==> flow/design.v <==
module ALU (
    input [15:0] data1,
    input [15:0] data2,
    input [3:0] alu_op,  
    output reg [15:0] result
);
    always @(*) begin
        case (alu_op)
            4'b0000: result = data1 + data2;  
            4'b0001: result = data1 - data2;  
            4'b0010: result = data1 & data2;  
            4'b0011: result = data1 | data2;  
            4'b0100: result = data1 ^ data2;  
            4'b0101: result = ~data1;         
            4'b0110: result = data1 << data2[3:0];  
            4'b0111: result = data1 >> data2[3:0];  
            4'b1000: result = (data1 < data2) ? 16'b1 : 16'b0;  
            default: result = 16'b0;
        endcase
    end
endmodule
module Control_Unit (
    input [15:0] instr,
    output reg [3:0] alu_op,
    output reg mem_read,
    output reg mem_write,
    output reg reg_write,
    output reg [3:0] write_reg
);
    always @(*) begin
        case(instr[15:12])
            4'b0000: begin  
                alu_op = 4'b0000;
                mem_read = 1'b0;
                mem_write = 1'b0;
                reg_write = 1'b0;
                write_reg = 4'b0000;
            end
            4'b0001: begin  
                alu_op = 4'b0000;
                mem_read = 1'b0;
                mem_write = 1'b0;
                reg_write = 1'b1;
                write_reg = instr[11:8];
            end
            4'b0010: begin  
                alu_op = 4'b0001;
                mem_read = 1'b0;
                mem_write = 1'b0;
                reg_write = 1'b1;
                write_reg = instr[11:8];
            end
            4'b0011: begin  
                alu_op = 4'b0010;
                mem_read = 1'b0;
                mem_write = 1'b0;
                reg_write = 1'b1;
                write_reg = instr[11:8];
            end
            4'b0100: begin  
                alu_op = 4'b0011;
                mem_read = 1'b0;
                mem_write = 1'b0;
                reg_write = 1'b1;
                write_reg = instr[11:8];
            end
            4'b0101: begin  
                alu_op = 4'b0000;  
                mem_read = 1'b1;
                mem_write = 1'b0;
                reg_write = 1'b1;
                write_reg = instr[11:8];
            end
            4'b0110: begin  
                alu_op = 4'b0000;  
                mem_read = 1'b0;
                mem_write = 1'b1;
                reg_write = 1'b0;
                write_reg = 4'b0000;
            end
            default: begin
                alu_op = 4'b0000;
                mem_read = 1'b0;
                mem_write = 1'b0;
                reg_write = 1'b0;
                write_reg = 4'b0000;
            end
        endcase
    end
endmodule
module Register_File (
    input clk,
    input reset,
    input [3:0] read_reg1,
    input [3:0] read_reg2,
    input [3:0] write_reg,
    input [15:0] write_data,
    input reg_write,
    output [15:0] reg_data1,
    output [15:0] reg_data2
);
    reg [15:0] registers [0:15];
    integer i;
    always @(posedge clk or posedge reset) begin
        if(reset) begin
            for(i=0;i<16;i=i+1)
                registers[i]<=16'b0;
                end
        else if (reg_write) begin
            registers[write_reg] <= write_data;
        end
    end
    assign reg_data1 = registers[read_reg1];
    assign reg_data2 = registers[read_reg2];
endmodule
module Hazard_Detection_Unit (
    input [15:0] if_id_instr,
    input id_ex_mem_read,
    input [3:0] id_ex_write_reg,
    output reg hazard_detected
);
    always @(*) begin
        hazard_detected = (id_ex_mem_read &&
                           (id_ex_write_reg == if_id_instr[11:8] ||
                            id_ex_write_reg == if_id_instr[7:4]));
    end
endmodule
module CPU (
    input clk, 
    input reset, 
    output [15:0] pc, 
    input [15:0] instr, 
    output [15:0] alu_out, 
    output mem_read, 
    output mem_write, 
    input [15:0] mem_data
);
    reg [15:0] pc_reg;
    reg [15:0] if_id_instr;
    reg [15:0] id_ex_reg_data1, id_ex_reg_data2;
    reg [3:0] id_ex_alu_op;
    reg [15:0] id_ex_instr;
    reg id_ex_mem_read, id_ex_mem_write, id_ex_reg_write;
    reg [3:0] id_ex_write_reg;
    wire [15:0] alu_result;
    wire hazard_detected;
    wire [15:0] rf_reg_data1, rf_reg_data2;
    wire [3:0] alu_op;
    wire reg_write;
    wire [3:0] write_reg;
    wire [15:0] write_data;
    reg [15:0] ex_mem_alu_result;
    reg ex_mem_mem_read, ex_mem_mem_write, ex_mem_reg_write;
    reg [3:0] ex_mem_write_reg;
    always @(posedge clk or posedge reset) begin
        if (reset) begin
            pc_reg <= 0;
            if_id_instr <= 16'b0;
        end else if (!hazard_detected) begin
            pc_reg <= pc_reg + 1;
            if_id_instr <= instr;
        end
    end
    Control_Unit cu (
        .instr(if_id_instr), 
        .alu_op(alu_op), 
        .mem_read(mem_read), 
        .mem_write(mem_write), 
        .reg_write(reg_write), 
        .write_reg(write_reg)
    );
    Register_File rf (
        .clk(clk), 
        .reset(reset),
        .read_reg1(if_id_instr[11:8]), 
        .read_reg2(if_id_instr[7:4]), 
        .write_reg(ex_mem_write_reg), 
        .write_data(write_data), 
        .reg_write(ex_mem_reg_write), 
        .reg_data1(rf_reg_data1), 
        .reg_data2(rf_reg_data2)
    );
    ALU alu (
        .data1(id_ex_reg_data1), 
        .data2(id_ex_reg_data2), 
        .alu_op(id_ex_alu_op), 
        .result(alu_result)
    );
    Hazard_Detection_Unit hdu (
        .if_id_instr(if_id_instr),
        .id_ex_mem_read(id_ex_mem_read),
        .id_ex_write_reg(id_ex_write_reg),
        .hazard_detected(hazard_detected)
    );
    assign pc = pc_reg;
    assign alu_out = ex_mem_alu_result;
    always @(posedge clk or posedge reset) begin
        if (reset) begin
            id_ex_reg_data1 <= 16'b0;
            id_ex_reg_data2 <= 16'b0;
            id_ex_alu_op <= 4'b0;
            id_ex_instr <= 16'b0;
            id_ex_mem_read <= 1'b0;
            id_ex_mem_write <= 1'b0;
            id_ex_reg_write <= 1'b0;
            id_ex_write_reg <= 4'b0;
        end else if (!hazard_detected) begin
            id_ex_reg_data1 <= rf_reg_data1;
            id_ex_reg_data2 <= rf_reg_data2;
            id_ex_alu_op <= alu_op;
            id_ex_instr <= if_id_instr;
            id_ex_mem_read <= mem_read;
            id_ex_mem_write <= mem_write;
            id_ex_reg_write <= reg_write;
            id_ex_write_reg <= write_reg;
        end
    end
    always @(posedge clk or posedge reset) begin
        if (reset) begin
            ex_mem_alu_result <= 16'b0;
            ex_mem_mem_read <= 1'b0;
            ex_mem_mem_write <= 1'b0;
            ex_mem_reg_write <= 1'b0;
            ex_mem_write_reg <= 4'b0;
        end else begin
            ex_mem_alu_result <= alu_result;
            ex_mem_mem_read <= id_ex_mem_read;
            ex_mem_mem_write <= id_ex_mem_write;
            ex_mem_reg_write <= id_ex_reg_write;
            ex_mem_write_reg <= id_ex_write_reg;
        end
    end
    assign write_data = ex_mem_mem_read ? mem_data : ex_mem_alu_result;
endmodule
Tool chain data of CPU

What the tools print for CPU, step after step.
Line numbers count from 1 in the design file above.
Operators: Yosys type, input widths -> output width; for muxes data width and select width s.
Cell names lack the library's common part.
A cell with -- has no value.

Top module: CPU
Clock input: clk
Cell library: sky130hd
Timing corner: tt_025C_1v80

Elaborated design

Counts by Yosys on the flattened word-level netlist (proc, flatten, opt, wreduce). Print and check cells are left out. Cells with the same type and inputs are merged into one.

Word-level cells: 132
Bits of input ports: 34
Output and inout bits: 34
Register bits after elaboration: 352

Magnitude comparators: 1
Add/sub/neg operators: 3
Eq/ne operators: 61
Reduce/logical cells: 23
Muxes and demuxes: 10
Shifts and indexed selects: 2
Bitwise operators: 4

Operators with widths:

| cell                  | number |
| $pmux 16 s16          | 2 |
| $pmux 16 s9           | 1 |
| $eq 4x4->1 const B    | 25 |
| $eq 4x3->1 const B    | 19 |
| $eq 4x2->1 const B    | 10 |
| $reduce_and 2->1      | 16 |
| $eq 4x1->1 const B    | 5 |
| $add 16x1->16 const B | 1 |
| $add 16x16->16        | 1 |
| $sub 16x16->16        | 1 |
| $lt 16x16->1          | 1 |
| $and 16x16->16        | 1 |
| $or 16x16->16         | 1 |
| $xor 16x16->16        | 1 |
| $shl 16x4->16         | 1 |
| $shr 16x4->16         | 1 |
| $not 16->16           | 1 |
| $logic_not 4->1       | 4 |
| $mux 16               | 1 |
| $eq 4x4->1            | 2 |
| $pmux 2 s3            | 1 |
| $reduce_or 5->1       | 1 |
| $mux 4                | 1 |
| $mux 1                | 4 |
| $logic_and 1x1->1     | 1 |
| $logic_or 1x1->1      | 1 |

Depth

Depth = most cells in a row (Yosys ltp): at word level without a register or memory, in the mapped netlist without a sequential cell, where the memories' decode and read muxes count.

Depth in word-level cells: 3
ABC_AREA: 0
Depth in mapped cells: 14
Mapped depth without buffers: 14

Netlist

Source: synth_stat.txt of the flow (Yosys; design flattened, memories mapped). It holds for the ABC_AREA given above (unset counts as 0); a run with the other value may have another netlist.
The area totals of this step are shown rounded.

Cell types:

| type     | number | area in all (um^2) |
| dfrtp_1  | 347    | 8.68E+03 |
| a21oi_1  | 211    | 1.06E+03 |
| nor2_1   | 220    | 825.792 |
| o21ai_0  | 156    | 780.749 |
| nand2_1  | 199    | 746.966 |
| a22oi_1  | 85     | 638.112 |
| mux2i_1  | 36     | 360.346 |
| clkbuf_1 | 94     | 352.838 |
| xnor2_1  | 33     | 289.027 |
| a22o_1   | 30     | 262.752 |
| nand3_1  | 49     | 245.235 |
| buf_2    | 48     | 240.23 |
| ha_1     | 19     | 237.728 |
| mux2_2   | 21     | 236.477 |
| a32oi_1  | 25     | 218.96 |
| a222oi_1 | 18     | 180.173 |
| o211ai_1 | 18     | 135.13 |
| nand4_1  | 21     | 131.376 |

Other cell types: 65; their cells: 324.

Sequential area: 0.00871 mm^2
Cell area after synthesis: 0.0182 mm^2
Buffer cells: 167
Mapped flip-flops: 348
Cells in the netlist: 1954

The figures by module come from a second, unflattened synthesis with its own total; it is not the netlist above.

Cells (unflattened synthesis): 2055
Area total of the unflattened synthesis: 0.0222 mm^2

Each row is one instance without its submodules.

Modules:

| module                | sequential area (mm^2) | area (mm^2) | cells | times used |
| Register_File         | 0.00641                | 0.0144      | 1236  | 1 |
| ALU                   | 0                      | 0.00393     | 564   | 1 |
| CPU                   | 0.0024                 | 0.00365     | 226   | 1 |
| Control_Unit          | 0                      | 0.000123    | 18    | 1 |
| Hazard_Detection_Unit | 0                      | 0.0000901   | 11    | 1 |

Timing after synthesis

Source: OpenSTA report_checks on the synthesized netlist (no wires, ideal clock, input and output delay 20% of the period each), path of least setup slack; recovery checks are left aside. Register names are those of the netlist, which keeps one name where synthesis merged equal registers.

Path type: register -> register
Start point: reg id_ex_reg_data2[4]
End point: reg ex_mem_alu_result[15]
Delay of the path: 2950 ps
Clock period: 3500 ps
Data arrival time: 2818 ps
Time at the first pin: 0 ps
Setup time: 132 ps
Path buffers: 0
Required time: 3368 ps
Stages: 13
Setup slack: 550 ps
Period reached after synthesis: 2950 ps

"delay of the path" is the arrival time less input delay plus setup time.
"stages" counts driving pins, that of a launching flip-flop among them; a cell with two outputs on the path counts twice.
"period reached after synthesis" is the clock period less the worst setup slack; recovery checks do not enter. This is arithmetic on one report: input and output delays are still those of the set period (20% each).
The rows between start and end are the longest chain of elaborated cells between them; the timing report does not say that the signal goes this way. Where chains are equally long, one stands for them.
A line is the first line of the expression or statement that the cell stems from. Yosys adds cells for indexed reads and writes and turns some case tables into memories.

Cell sequence: dfrtp_1 > or3_4 > nor3_1 > and3b_1 > a31oi_1 > xnor2_1 > ha_1 > and2_1 > and3_2 > a221o_1 > a31oi_1 > xnor2_1 > o211ai_2
Cells in the longest elaborated chain: 2
Elaborated cells on any way between the ends: 3
RTL lines with such cells: 3
Classes of those cells: add/sub (2); mux (1)

Ends and longest elaborated chain, after synthesis:

| element         | line | source |
| start, declared | 140  | `reg [15:0] id_ex_reg_data1, id_ex_reg_data2;` |
| start, assigned | 200  | `id_ex_reg_data2 <= 16'b0;` |
| start, assigned | 209  | `id_ex_reg_data2 <= rf_reg_data2;` |
| $sub 16x16->16  | 10   | `4'b0001: result = data1 - data2;` |
| $pmux 16 s9     | 8    | `case (alu_op)` |
| end, assigned   | 220  | `ex_mem_alu_result <= 16'b0;` |
| end, assigned   | 226  | `ex_mem_alu_result <= alu_result;` |
| end, declared   | 152  | `reg [15:0] ex_mem_alu_result;` |

Timing after layout

From the final timing report of run E: the path of least setup slack in the routed layout; clock arrival at registers is part of the times.
The report prints the path's times to 10 ps; the period is as set.

Path type: register -> register
Start point: reg id_ex_reg_data2[9]
End point: reg ex_mem_alu_result[15]
Setup time: 120 ps
Data arrival time: 3490 ps
Required time: 3600 ps
Clock period: 3140 ps
Stages: 12
Time at the first pin: 590 ps
Setup slack: 110 ps
Path buffers: 0

The rows between start and end are the longest chain of elaborated cells between them; the timing report does not say that the signal goes this way. Where chains are equally long, one stands for them.

Cell sequence: dfrtp_1 > or4_4 > nor4_4 > nor2_1 > xnor2_1 > ha_1 > and2_4 > and3_2 > a221o_1 > a31oi_1 > xnor2_1 > o211ai_2
Cells in the longest elaborated chain: 2
Elaborated cells on any way between the ends: 3
RTL lines with such cells: 3
Classes of those cells: add/sub (2); mux (1)

Ends and longest elaborated chain, post-layout:

| element         | line | source |
| start, declared | 140  | `reg [15:0] id_ex_reg_data1, id_ex_reg_data2;` |
| start, assigned | 200  | `id_ex_reg_data2 <= 16'b0;` |
| start, assigned | 209  | `id_ex_reg_data2 <= rf_reg_data2;` |
| $sub 16x16->16  | 10   | `4'b0001: result = data1 - data2;` |
| $pmux 16 s9     | 8    | `case (alu_op)` |
| end, assigned   | 220  | `ex_mem_alu_result <= 16'b0;` |
| end, assigned   | 226  | `ex_mem_alu_result <= alu_result;` |
| end, declared   | 152  | `reg [15:0] ex_mem_alu_result;` |

--- measured runs ---
5 stored runs of CPU in the flow (synthesis by Yosys, layout by OpenROAD, sky130hd cells), in arbitrary order. Constraints: input delay and output delay 20% of the set period each, output load 0.01 pF.
"reached clock period" means the clock period less the worst setup slack. The figure is calculated, with input and output delays left at 20% of the set period.
"critical setup path time" is the time allowed to the run's worst setup path (the clock period less input and output delay, where it has them) less its slack. Clock arrival times count: a late capture clock shortens it, a late launch clock lengthens it.
"overall power" rests on the timing tool's default activity at the inputs, not on a simulated workload.
"critical setup path time" is known to 10 ps.
Measured values are rounded.
Among the settings, . means not set for that run.
Among the results, . means that no value is shown for the run.

| item                                    | run A | run B | run C | run D | run E                |
| CELL_PAD_IN_SITES_DETAIL_PLACEMENT      | 0     | 2     | 1     | 2     | .                    |
| CELL_PAD_IN_SITES_GLOBAL_PLACEMENT      | 3     | 1     | 1     | 1     | .                    |
| CORE_UTILIZATION                        | 67    | 67    | 40    | 67    | 23                   |
| CTS_CLUSTER_DIAMETER                    | 245   | 245   | .     | 245   | .                    |
| CTS_CLUSTER_SIZE                        | 26    | .     | 83    | 26    | .                    |
| GPL_ROUTABILITY_DRIVEN                  | 0     | 0     | .     | 0     | .                    |
| HOLD_SLACK_MARGIN                       | 0.09  | .     | 0.09  | 0.09  | .                    |
| MAX_ROUTING_LAYER                       | met4  | met4  | met4  | met4  | .                    |
| MIN_ROUTING_LAYER                       | met2  | met2  | met2  | met2  | .                    |
| PLACE_DENSITY_LB_ADDON                  | 0.29  | 0.29  | .     | 0.29  | .                    |
| SLEW_MARGIN                             | 40    | 40    | 15    | 40    | 20                   |
| TNS_END_PERCENT                         | 5     | 5     | 60    | 5     | .                    |
| period_ns                               | 2.89  | 4.44  | 2.12  | 2.89  | 3.14                 |
| CAP_MARGIN                              | 20    | 20    | 0     | 20    | 20                   |
| CORE_MARGIN                             | 2     | 2     | 9     | 2     | 2                    |
| ABC_AREA                                | .     | .     | 0     | .     | .                    |
| CORE_ASPECT_RATIO                       | .     | .     | 0.6   | .     | .                    |
| PLACE_DENSITY                           | .     | .     | 0.36  | .     | .                    |
| SETUP_SLACK_MARGIN                      | .     | .     | .     | .     | 1.5                  |
| mapped cell area after synthesis (mm^2) | .     | .     | .     | .     | 0.0182               |
| die outline area (mm^2)                 | .     | .     | .     | .     | 0.0812               |
| standard-cell area after routing (mm^2) | .     | .     | .     | .     | 0.0269               |
| utilization after layout (%)            | .     | .     | .     | .     | 34.2                 |
| setup slack of the critical path (ps)   | .     | .     | .     | .     | 114                  |
| setup TNS (ps)                          | .     | .     | .     | .     | 0                    |
| lowest hold slack (ps)                  | .     | .     | .     | .     | 403                  |
| overall power (W)                       | .     | .     | .     | .     | 0.0182               |
| reached clock period (ps)               | .     | .     | .     | .     | 3026                 |
| critical setup path time (ps)           | .     | .     | .     | .     | 3030                 |
| worst setup path type                   | .     | .     | .     | .     | register -> register |

Run A: not finished: placement ended with error FLW-0024
Run B: not finished: placement ended with error FLW-0024
Run C: not finished: routing ended with error GRT-0116
Run D: not finished: placement ended with error FLW-0024
--- end ---
